==> flow/design.v <==
`timescale 1ns / 1ps
module lms_core #(
    parameter WIDTH = 16,
    parameter FRAC  = 8
)(
    input wire clk,
    input wire rst,
    input wire start,
    input wire signed [WIDTH-1:0] x_in,
    input wire signed [WIDTH-1:0] d_in,
    output reg signed [WIDTH-1:0] y_out,
    output reg signed [WIDTH-1:0] e_out,
    output reg done
);
    localparam signed [WIDTH-1:0] MU_FIXED = 16'd2; 
    reg signed [WIDTH-1:0] w0, w1, w2, w3, w4, w5, w6, w7;
    reg signed [WIDTH-1:0] x0, x1, x2, x3, x4, x5, x6, x7;
    reg [4:0] bit_idx;       
    reg signed [31:0] acc;       
    reg signed [WIDTH-1:0] w_sum;  
    reg signed [WIDTH-1:0] slice_reg; 
    reg signed [31:0] slice_shifted;
    reg signed [WIDTH-1:0] term0, term1, term2, term3, term4, term5, term6, term7;
    reg [2:0] state;
    localparam IDLE = 0, CALC_OFFSET = 1, CALC_SLICE = 2, CALC_ACC = 3, CALC_E = 4, UPDATE_W = 5;
    function signed [WIDTH-1:0] fixed_mul;
        input signed [WIDTH-1:0] a, b;
        reg signed [2*WIDTH-1:0] res;
        begin
            res = a * b;
            fixed_mul = res >>> FRAC;
        end
    endfunction
    always @(posedge clk) begin
        if (rst) begin
            w0<=0; w1<=0; w2<=0; w3<=0; w4<=0; w5<=0; w6<=0; w7<=0;
            x0<=0; x1<=0; x2<=0; x3<=0; x4<=0; x5<=0; x6<=0; x7<=0;
            y_out <= 0; e_out <= 0; done <= 0;
            state <= IDLE;
        end else begin
            case (state)
                IDLE: begin
                    done <= 0;
                    if (start) begin
                        x7<=x6; x6<=x5; x5<=x4; x4<=x3; x3<=x2; x2<=x1; x1<=x0;
                        x0 <= x_in;
                        state <= CALC_OFFSET;
                    end
                end
                CALC_OFFSET: begin
                    w_sum = w0 + w1 + w2 + w3 + w4 + w5 + w6 + w7;
                    acc <= -w_sum; 
                    bit_idx <= 0; 
                    state <= CALC_SLICE;
                end
                CALC_SLICE: begin
                    if (bit_idx == WIDTH-1) begin
                         slice_reg <= (x0[bit_idx] ? -w0 : w0) + 
                                      (x1[bit_idx] ? -w1 : w1) + 
                                      (x2[bit_idx] ? -w2 : w2) + 
                                      (x3[bit_idx] ? -w3 : w3) + 
                                      (x4[bit_idx] ? -w4 : w4) + 
                                      (x5[bit_idx] ? -w5 : w5) + 
                                      (x6[bit_idx] ? -w6 : w6) + 
                                      (x7[bit_idx] ? -w7 : w7);
                    end else begin
                         slice_reg <= (x0[bit_idx] ? w0 : -w0) + 
                                      (x1[bit_idx] ? w1 : -w1) + 
                                      (x2[bit_idx] ? w2 : -w2) + 
                                      (x3[bit_idx] ? w3 : -w3) + 
                                      (x4[bit_idx] ? w4 : -w4) + 
                                      (x5[bit_idx] ? w5 : -w5) + 
                                      (x6[bit_idx] ? w6 : -w6) + 
                                      (x7[bit_idx] ? w7 : -w7);
                    end
                    state <= CALC_ACC;
                end
                CALC_ACC: begin
                    slice_shifted = {{16{slice_reg[15]}}, slice_reg};
                    acc <= acc + (slice_shifted <<< bit_idx);
                    if (bit_idx == WIDTH-1)
                        state <= CALC_E;
                    else begin
                        bit_idx <= bit_idx + 1;
                        state <= CALC_SLICE;
                    end
                end
                CALC_E: begin
                    y_out <= acc >>> 9;
                    e_out <= d_in - (acc >>> 9);
                    state <= UPDATE_W;
                end
                UPDATE_W: begin
                    term0 = fixed_mul(MU_FIXED, x0);
                    term1 = fixed_mul(MU_FIXED, x1);
                    term2 = fixed_mul(MU_FIXED, x2);
                    term3 = fixed_mul(MU_FIXED, x3);
                    term4 = fixed_mul(MU_FIXED, x4);
                    term5 = fixed_mul(MU_FIXED, x5);
                    term6 = fixed_mul(MU_FIXED, x6);
                    term7 = fixed_mul(MU_FIXED, x7);
                    if (e_out > 0) begin
                        w0 <= w0 + term0; w1 <= w1 + term1; w2 <= w2 + term2; w3 <= w3 + term3;
                        w4 <= w4 + term4; w5 <= w5 + term5; w6 <= w6 + term6; w7 <= w7 + term7;
                    end else if (e_out < 0) begin
                        w0 <= w0 - term0; w1 <= w1 - term1; w2 <= w2 - term2; w3 <= w3 - term3;
                        w4 <= w4 - term4; w5 <= w5 - term5; w6 <= w6 - term6; w7 <= w7 - term7;
                    end
                    done <= 1;
                    state <= IDLE;
                end
            endcase
        end
    end
endmodule
Step by step through the tools: lms_core
The steps from the RTL of lms_core to its reports follow in flow order.
Lines are those of the file above, counted from 1.
Operators: Yosys type, input widths -> output width; for muxes data width and select width s.
Library cell names are shortened.
{ "design": {"top_module": "lms_core", "clock": "clk", "cell_library": "sky130hd", "corner": "tt_025C_1v80"} }

Elaborated design
Source: Yosys, flattened and elaborated, memories not mapped. Widths are those after wreduce. Registers that Yosys merges into a memory's read port (data or address) are not register bits. Print and check cells do not count. Equal cells are merged and count once.
{ "word_totals": {"reg_bits": 345, "latch_bits": 0, "mem_bits_rw": 0, "rom_bits": 0, "clocked_rd_ports_x_width": 0, "n_memories": 0, "out_inout_bits": 33, "word_cells": 143} }
{ "op_classes": {"n_addsub": 49, "multipliers": 0, "div": 0, "compare": 2, "equal": 8, "shifts": 9, "mux": 40, "n_logic": 1, "n_reduce_logical": 11} }
{ "op_table": {"columns": ["cell", "count"], "rows": [
  ["$mux 16", 33],
  ["$add 16x16->16", 21],
  ["$shiftx 16x5->1", 8],
  ["$add 16x9->16", 8],
  ["$sub 16x9->16", 8],
  ["$neg 16->16", 8],
  ["$pmux 32 s2", 1],
  ["$sshl 16x5->32", 1],
  ["$neg 16->32", 1],
  ["$add 32x32->32", 1],
  ["$pmux 3 s6", 1],
  ["$gt 16x1->1 const B", 1],
  ["$lt 16x1->1 const B", 1],
  ["$sub 16x16->16", 1],
  ["$reduce_and 2->1", 5],
  ["$pmux 5 s2", 1],
  ["$reduce_bool 2->1", 3],
  ["$eq 3x2->1 const B", 2],
  ["$eq 3x3->1 const B", 2],
  ["$reduce_bool 6->1", 1],
  ["$mux 3", 2],
  ["$add 5x1->5 const B", 1],
  ["$eq 5x4->1 const B", 1],
  ["$mux 5", 1],
  ["$ne 2x2->1 const B", 2],
  ["$eq 3x1->1 const B", 1],
  ["$logic_not 3->1", 1],
  ["$reduce_and 3->1", 1]
]} }
Other operator kinds: 2; their cells: 2.

Depth
Yosys ltp: most cells in a row. Word level: on the elaborated netlist, between registers, memories and ports. Mapped: between sequential cells and ports; inverters and the memories' decode and read muxes count.
{ "logic_depth": {"word_depth": 10, "abc_area": 1, "depth_mapped": 37, "depth_no_buf": 33} }

Synthesis result
Yosys stat after the flow's synthesis: flattened, memories mapped to cells. It holds for the ABC_AREA given above (unset counts as 0); a run with the other value may have another netlist.
{ "mapped": {"cell_count": 5110, "area_um2": 35527.8, "flip_flops": 341} }
{ "types": {"columns": ["type", "count", "type_area_um2"], "rows": [
  ["dfxtp_1", 295, 5.91E+03],
  ["fa_1", 267, 5.35E+03],
  ["nand2_1", 959, 3.6E+03],
  ["o21ai_0", 720, 3.6E+03],
  ["inv_1", 801, 3.01E+03],
  ["ha_1", 220, 2752.64],
  ["a21oi_1", 442, 2.21E+03],
  ["xor2_1", 218, 1.91E+03],
  ["edfxtp_1", 46, 1.38E+03],
  ["nor2_1", 349, 1.31E+03],
  ["nand3_1", 229, 1.15E+03],
  ["xnor2_1", 70, 613.088],
  ["clkbuf_1", 152, 570.547],
  ["nor3_1", 60, 300.288],
  ["a21o_1", 26, 195.187],
  ["o21ai_1", 29, 145.139],
  ["a21boi_0", 18, 135.13],
  ["o211ai_1", 18, 135.13]
]} }
Not listed: further types 37, cells in them 191.

Path before layout
OpenSTA on the mapped netlist: ideal clock, no wires. The path of least setup slack (recovery checks aside). Input and output delay are each 20% of the period. Register names are those of the netlist, which keeps one name where synthesis merged equal registers.
{ "synth_path": {"path_type": "register -> register", "from": "reg bit_idx[1]", "to": "reg slice_reg[14]", "period_ps": 8000, "setup_time_ps": 258, "t_first_pin_ps": 0, "arrival_ps": 5665, "required_time_ps": 7742, "path_slack_ps": 2077, "delay_ps": 5923, "path_stages": 32, "path_buffers": 4, "period_less_setup_slack_ps": 5923} }
"delay_ps" = arrival - input delay + setup time.
"path_stages": output pins that drive a net of the path, with the launching flip-flop's if there is one; two outputs of one cell count as two.
"period_less_setup_slack_ps" is the clock period less the worst setup slack; recovery checks do not enter. This is arithmetic on one report: input and output delays are still those of the set period (20% each).
Between the ends stands the longest chain of elaborated cells between them, by number of cells; it is not shown to be the way that was timed. Of several equally long chains one is given.
A line is the first line of the expression or statement that the cell stems from. Yosys adds cells for indexed reads and writes and turns some case tables into memories.
{ "synth_between": {"path_cell_list": "edfxtp_1 -> buf_4 -> buf_4 -> nor2_1 -> nand2_1 -> nand3_1 -> nand3_2 -> nand2_2 -> clkbuf_1 -> clkbuf_1 -> o21ai_0 -> fa_1 -> inv_1 -> fa_1 -> fa_1 -> inv_1 -> fa_1 -> inv_1 -> ha_1 -> inv_1 -> fa_1 -> nor2_1 -> o21ai_0 -> and2_1 -> inv_1 -> a21oi_1 -> o21ai_0 -> a21oi_1 -> o21bai_1 -> a21oi_1 -> o21ai_0 -> nand2_1", "elab_chain_cells": 10, "cells_between": 40} }
{ "synth_rtl": {"columns": ["item", "line_no", "text"], "rows": [
  ["from (decl)", 18, "reg [4:0] bit_idx;"],
  ["from (assign)", 53, "bit_idx <= 0;"],
  ["from (assign)", 84, "bit_idx <= bit_idx + 1;"],
  ["$shiftx 16x5->1", 67, "slice_reg <= (x0[bit_idx] ? w0 : -w0) +"],
  ["$mux 16", 67, null],
  ["$add 16x16->16 (7 in a row)", 67, null],
  ["$mux 16", 57, "if (bit_idx == WIDTH-1) begin"],
  ["to (assign)", 58, "slice_reg <= (x0[bit_idx] ? -w0 : w0) +"],
  ["to (assign)", 67, null],
  ["to (decl)", 21, "reg signed [WIDTH-1:0] slice_reg;"]
]} }

Worst path after layout
From the final timing report of entry A: the path of least setup slack in the routed layout; clock arrival at registers is part of the times.
The report prints the path's times to 10 ps; the period is as set.
{ "layout_path": {"path_type": "register -> register", "from": "reg bit_idx[1]", "to": "reg slice_reg[15]", "period_ps": 5260, "setup_time_ps": 260, "t_first_pin_ps": 570, "arrival_ps": 6940, "required_time_ps": 5560, "path_slack_ps": -1380, "path_stages": 25, "path_buffers": 5} }
Between the ends stands the longest chain of elaborated cells between them, by number of cells; it is not shown to be the way that was timed. Of several equally long chains one is given.
{ "layout_between": {"path_cell_list": "edfxtp_1 -> buf_8 -> inv_6 -> buf_12 -> buf_6 -> nand3_1 -> nand3_1 -> nand3_2 -> nand2_2 -> buf_2 -> clkbuf_4 -> o21ai_1 -> fa_1 -> fa_1 -> fa_2 -> inv_1 -> ha_4 -> nand2_1 -> nor2_2 -> nand2_1 -> o211ai_1 -> xor2_1 -> nand3_2 -> nand3_2 -> nand2_2", "elab_chain_cells": 10, "cells_between": 40} }
{ "layout_rtl": {"columns": ["item", "line_no", "text"], "rows": [
  ["from (decl)", 18, "reg [4:0] bit_idx;"],
  ["from (assign)", 53, "bit_idx <= 0;"],
  ["from (assign)", 84, "bit_idx <= bit_idx + 1;"],
  ["$shiftx 16x5->1", 67, "slice_reg <= (x0[bit_idx] ? w0 : -w0) +"],
  ["$mux 16", 67, null],
  ["$add 16x16->16 (7 in a row)", 67, null],
  ["$mux 16", 57, "if (bit_idx == WIDTH-1) begin"],
  ["to (assign)", 58, "slice_reg <= (x0[bit_idx] ? -w0 : w0) +"],
  ["to (assign)", 67, null],
  ["to (decl)", 21, "reg signed [WIDTH-1:0] slice_reg;"]
]} }

==> results <==
Top module lms_core; platform sky130hd; tools Yosys and OpenROAD; 6 stored runs in no particular order. Input and output delays are each 20% of the period that was set; the output load is 0.01 pF.
"worst_setup_path_time_ps" = time allowed to the worst setup path (clock period - input delay - output delay, where it has them) - its slack; a late launch clock adds to it, a late capture clock takes from it.
"power_total_w": no workload was simulated; the value follows from the tool's default switching activity.
"worst_setup_path_time_ps" is given in steps of 10 ps.
[
  {
    "run": "entry A",
    "settings": { "ABC_AREA": 1, "CORE_ASPECT_RATIO": 0.82, "CORE_MARGIN": 4, "GPL_ROUTABILITY_DRIVEN": 0, "GPL_TIMING_DRIVEN": 0, "period_ns": 5.26, "CAP_MARGIN": 20, "CORE_UTILIZATION": 40, "SLEW_MARGIN": 20 },
    "results": { "die_footprint_um2": 93675.8, "setupTns_ps": -9765, "holdWs_ps": 468, "post_route_util_frac": 0.482, "power_total_w": 0.009084, "worst_setup_path_time_ps": 6640, "worstPathKind": "register -> register", "worstSetupSlack_ps": -1375, "synth_area_um2": 35527.8 }
  },
  {
    "run": "entry B",
    "settings": { "ABC_AREA": 1, "CORE_ASPECT_RATIO": 1.2, "CORE_MARGIN": 4, "CORE_UTILIZATION": 35, "CTS_CLUSTER_DIAMETER": 54, "GPL_ROUTABILITY_DRIVEN": 0, "GPL_TIMING_DRIVEN": 0, "HOLD_SLACK_MARGIN": 0.04, "MAX_ROUTING_LAYER": "met4", "MIN_ROUTING_LAYER": "met1", "PLACE_DENSITY_LB_ADDON": 0.03, "SETUP_SLACK_MARGIN": 0.98, "period_ns": 5.26, "CAP_MARGIN": 20, "SLEW_MARGIN": 20 },
    "results": { "die_footprint_um2": 106691.0, "setupTns_ps": -9899, "holdWs_ps": 466, "post_route_util_frac": 0.432, "power_total_w": 0.00984, "worst_setup_path_time_ps": 6410, "worstPathKind": "register -> register", "worstSetupSlack_ps": -1145, "synth_area_um2": 35527.8 }
  },
  {
    "run": "entry C",
    "settings": { "ABC_AREA": 1, "CORE_ASPECT_RATIO": 0.82, "CORE_MARGIN": 4, "GPL_ROUTABILITY_DRIVEN": 0, "GPL_TIMING_DRIVEN": 0, "HOLD_SLACK_MARGIN": 0.04, "MAX_ROUTING_LAYER": "met4", "MIN_ROUTING_LAYER": "met2", "period_ns": 5.26, "CAP_MARGIN": 20, "CORE_UTILIZATION": 40, "SLEW_MARGIN": 20 },
    "outcome": "stopped before the end: routing reported GRT-0116"
  },
  {
    "run": "entry D",
    "settings": { "CELL_PAD_IN_SITES_DETAIL_PLACEMENT": 1, "CELL_PAD_IN_SITES_GLOBAL_PLACEMENT": 3, "CORE_ASPECT_RATIO": 0.8, "CORE_UTILIZATION": 40, "CTS_CLUSTER_DIAMETER": 125, "CTS_CLUSTER_SIZE": 89, "GPL_TIMING_DRIVEN": 0, "MIN_ROUTING_LAYER": "met2", "SETUP_SLACK_MARGIN": 1.16, "SLEW_MARGIN": 25, "period_ns": 7.55, "CAP_MARGIN": 20, "CORE_MARGIN": 2 },
    "results": { "die_footprint_um2": 90898.5, "setupTns_ps": 0, "holdWs_ps": 466, "post_route_util_frac": 0.458, "power_total_w": 0.003882, "worst_setup_path_time_ps": 7290, "worstPathKind": "register -> register", "worstSetupSlack_ps": 258, "synth_area_um2": 35395.2 }
  },
  {
    "run": "entry E",
    "settings": { "CELL_PAD_IN_SITES_DETAIL_PLACEMENT": 2, "CELL_PAD_IN_SITES_GLOBAL_PLACEMENT": 3, "CORE_ASPECT_RATIO": 0.8, "CORE_UTILIZATION": 40, "CTS_CLUSTER_DIAMETER": 125, "CTS_CLUSTER_SIZE": 89, "GPL_TIMING_DRIVEN": 0, "MAX_ROUTING_LAYER": "met4", "MIN_ROUTING_LAYER": "met2", "SETUP_SLACK_MARGIN": 1.16, "SLEW_MARGIN": 25, "period_ns": 7.55, "CAP_MARGIN": 20, "CORE_MARGIN": 2 },
    "outcome": "stopped before the end: routing reported GRT-0116"
  },
  {
    "run": "entry F",
    "settings": { "ABC_AREA": 1, "CORE_ASPECT_RATIO": 1.2, "CORE_MARGIN": 4, "CORE_UTILIZATION": 29, "CTS_CLUSTER_DIAMETER": 54, "GPL_ROUTABILITY_DRIVEN": 0, "GPL_TIMING_DRIVEN": 0, "MAX_ROUTING_LAYER": "met5", "MIN_ROUTING_LAYER": "met2", "PLACE_DENSITY_LB_ADDON": 0.11, "SETUP_SLACK_MARGIN": 0.98, "SLEW_MARGIN": 20, "period_ns": 5.26, "CAP_MARGIN": 20 },
    "results": { "die_footprint_um2": 128196.0, "setupTns_ps": -12234, "holdWs_ps": 462, "post_route_util_frac": 0.365, "power_total_w": 0.010384, "worst_setup_path_time_ps": 6620, "worstPathKind": "register -> register", "worstSetupSlack_ps": -1365, "synth_area_um2": 35527.8 }
  }
]
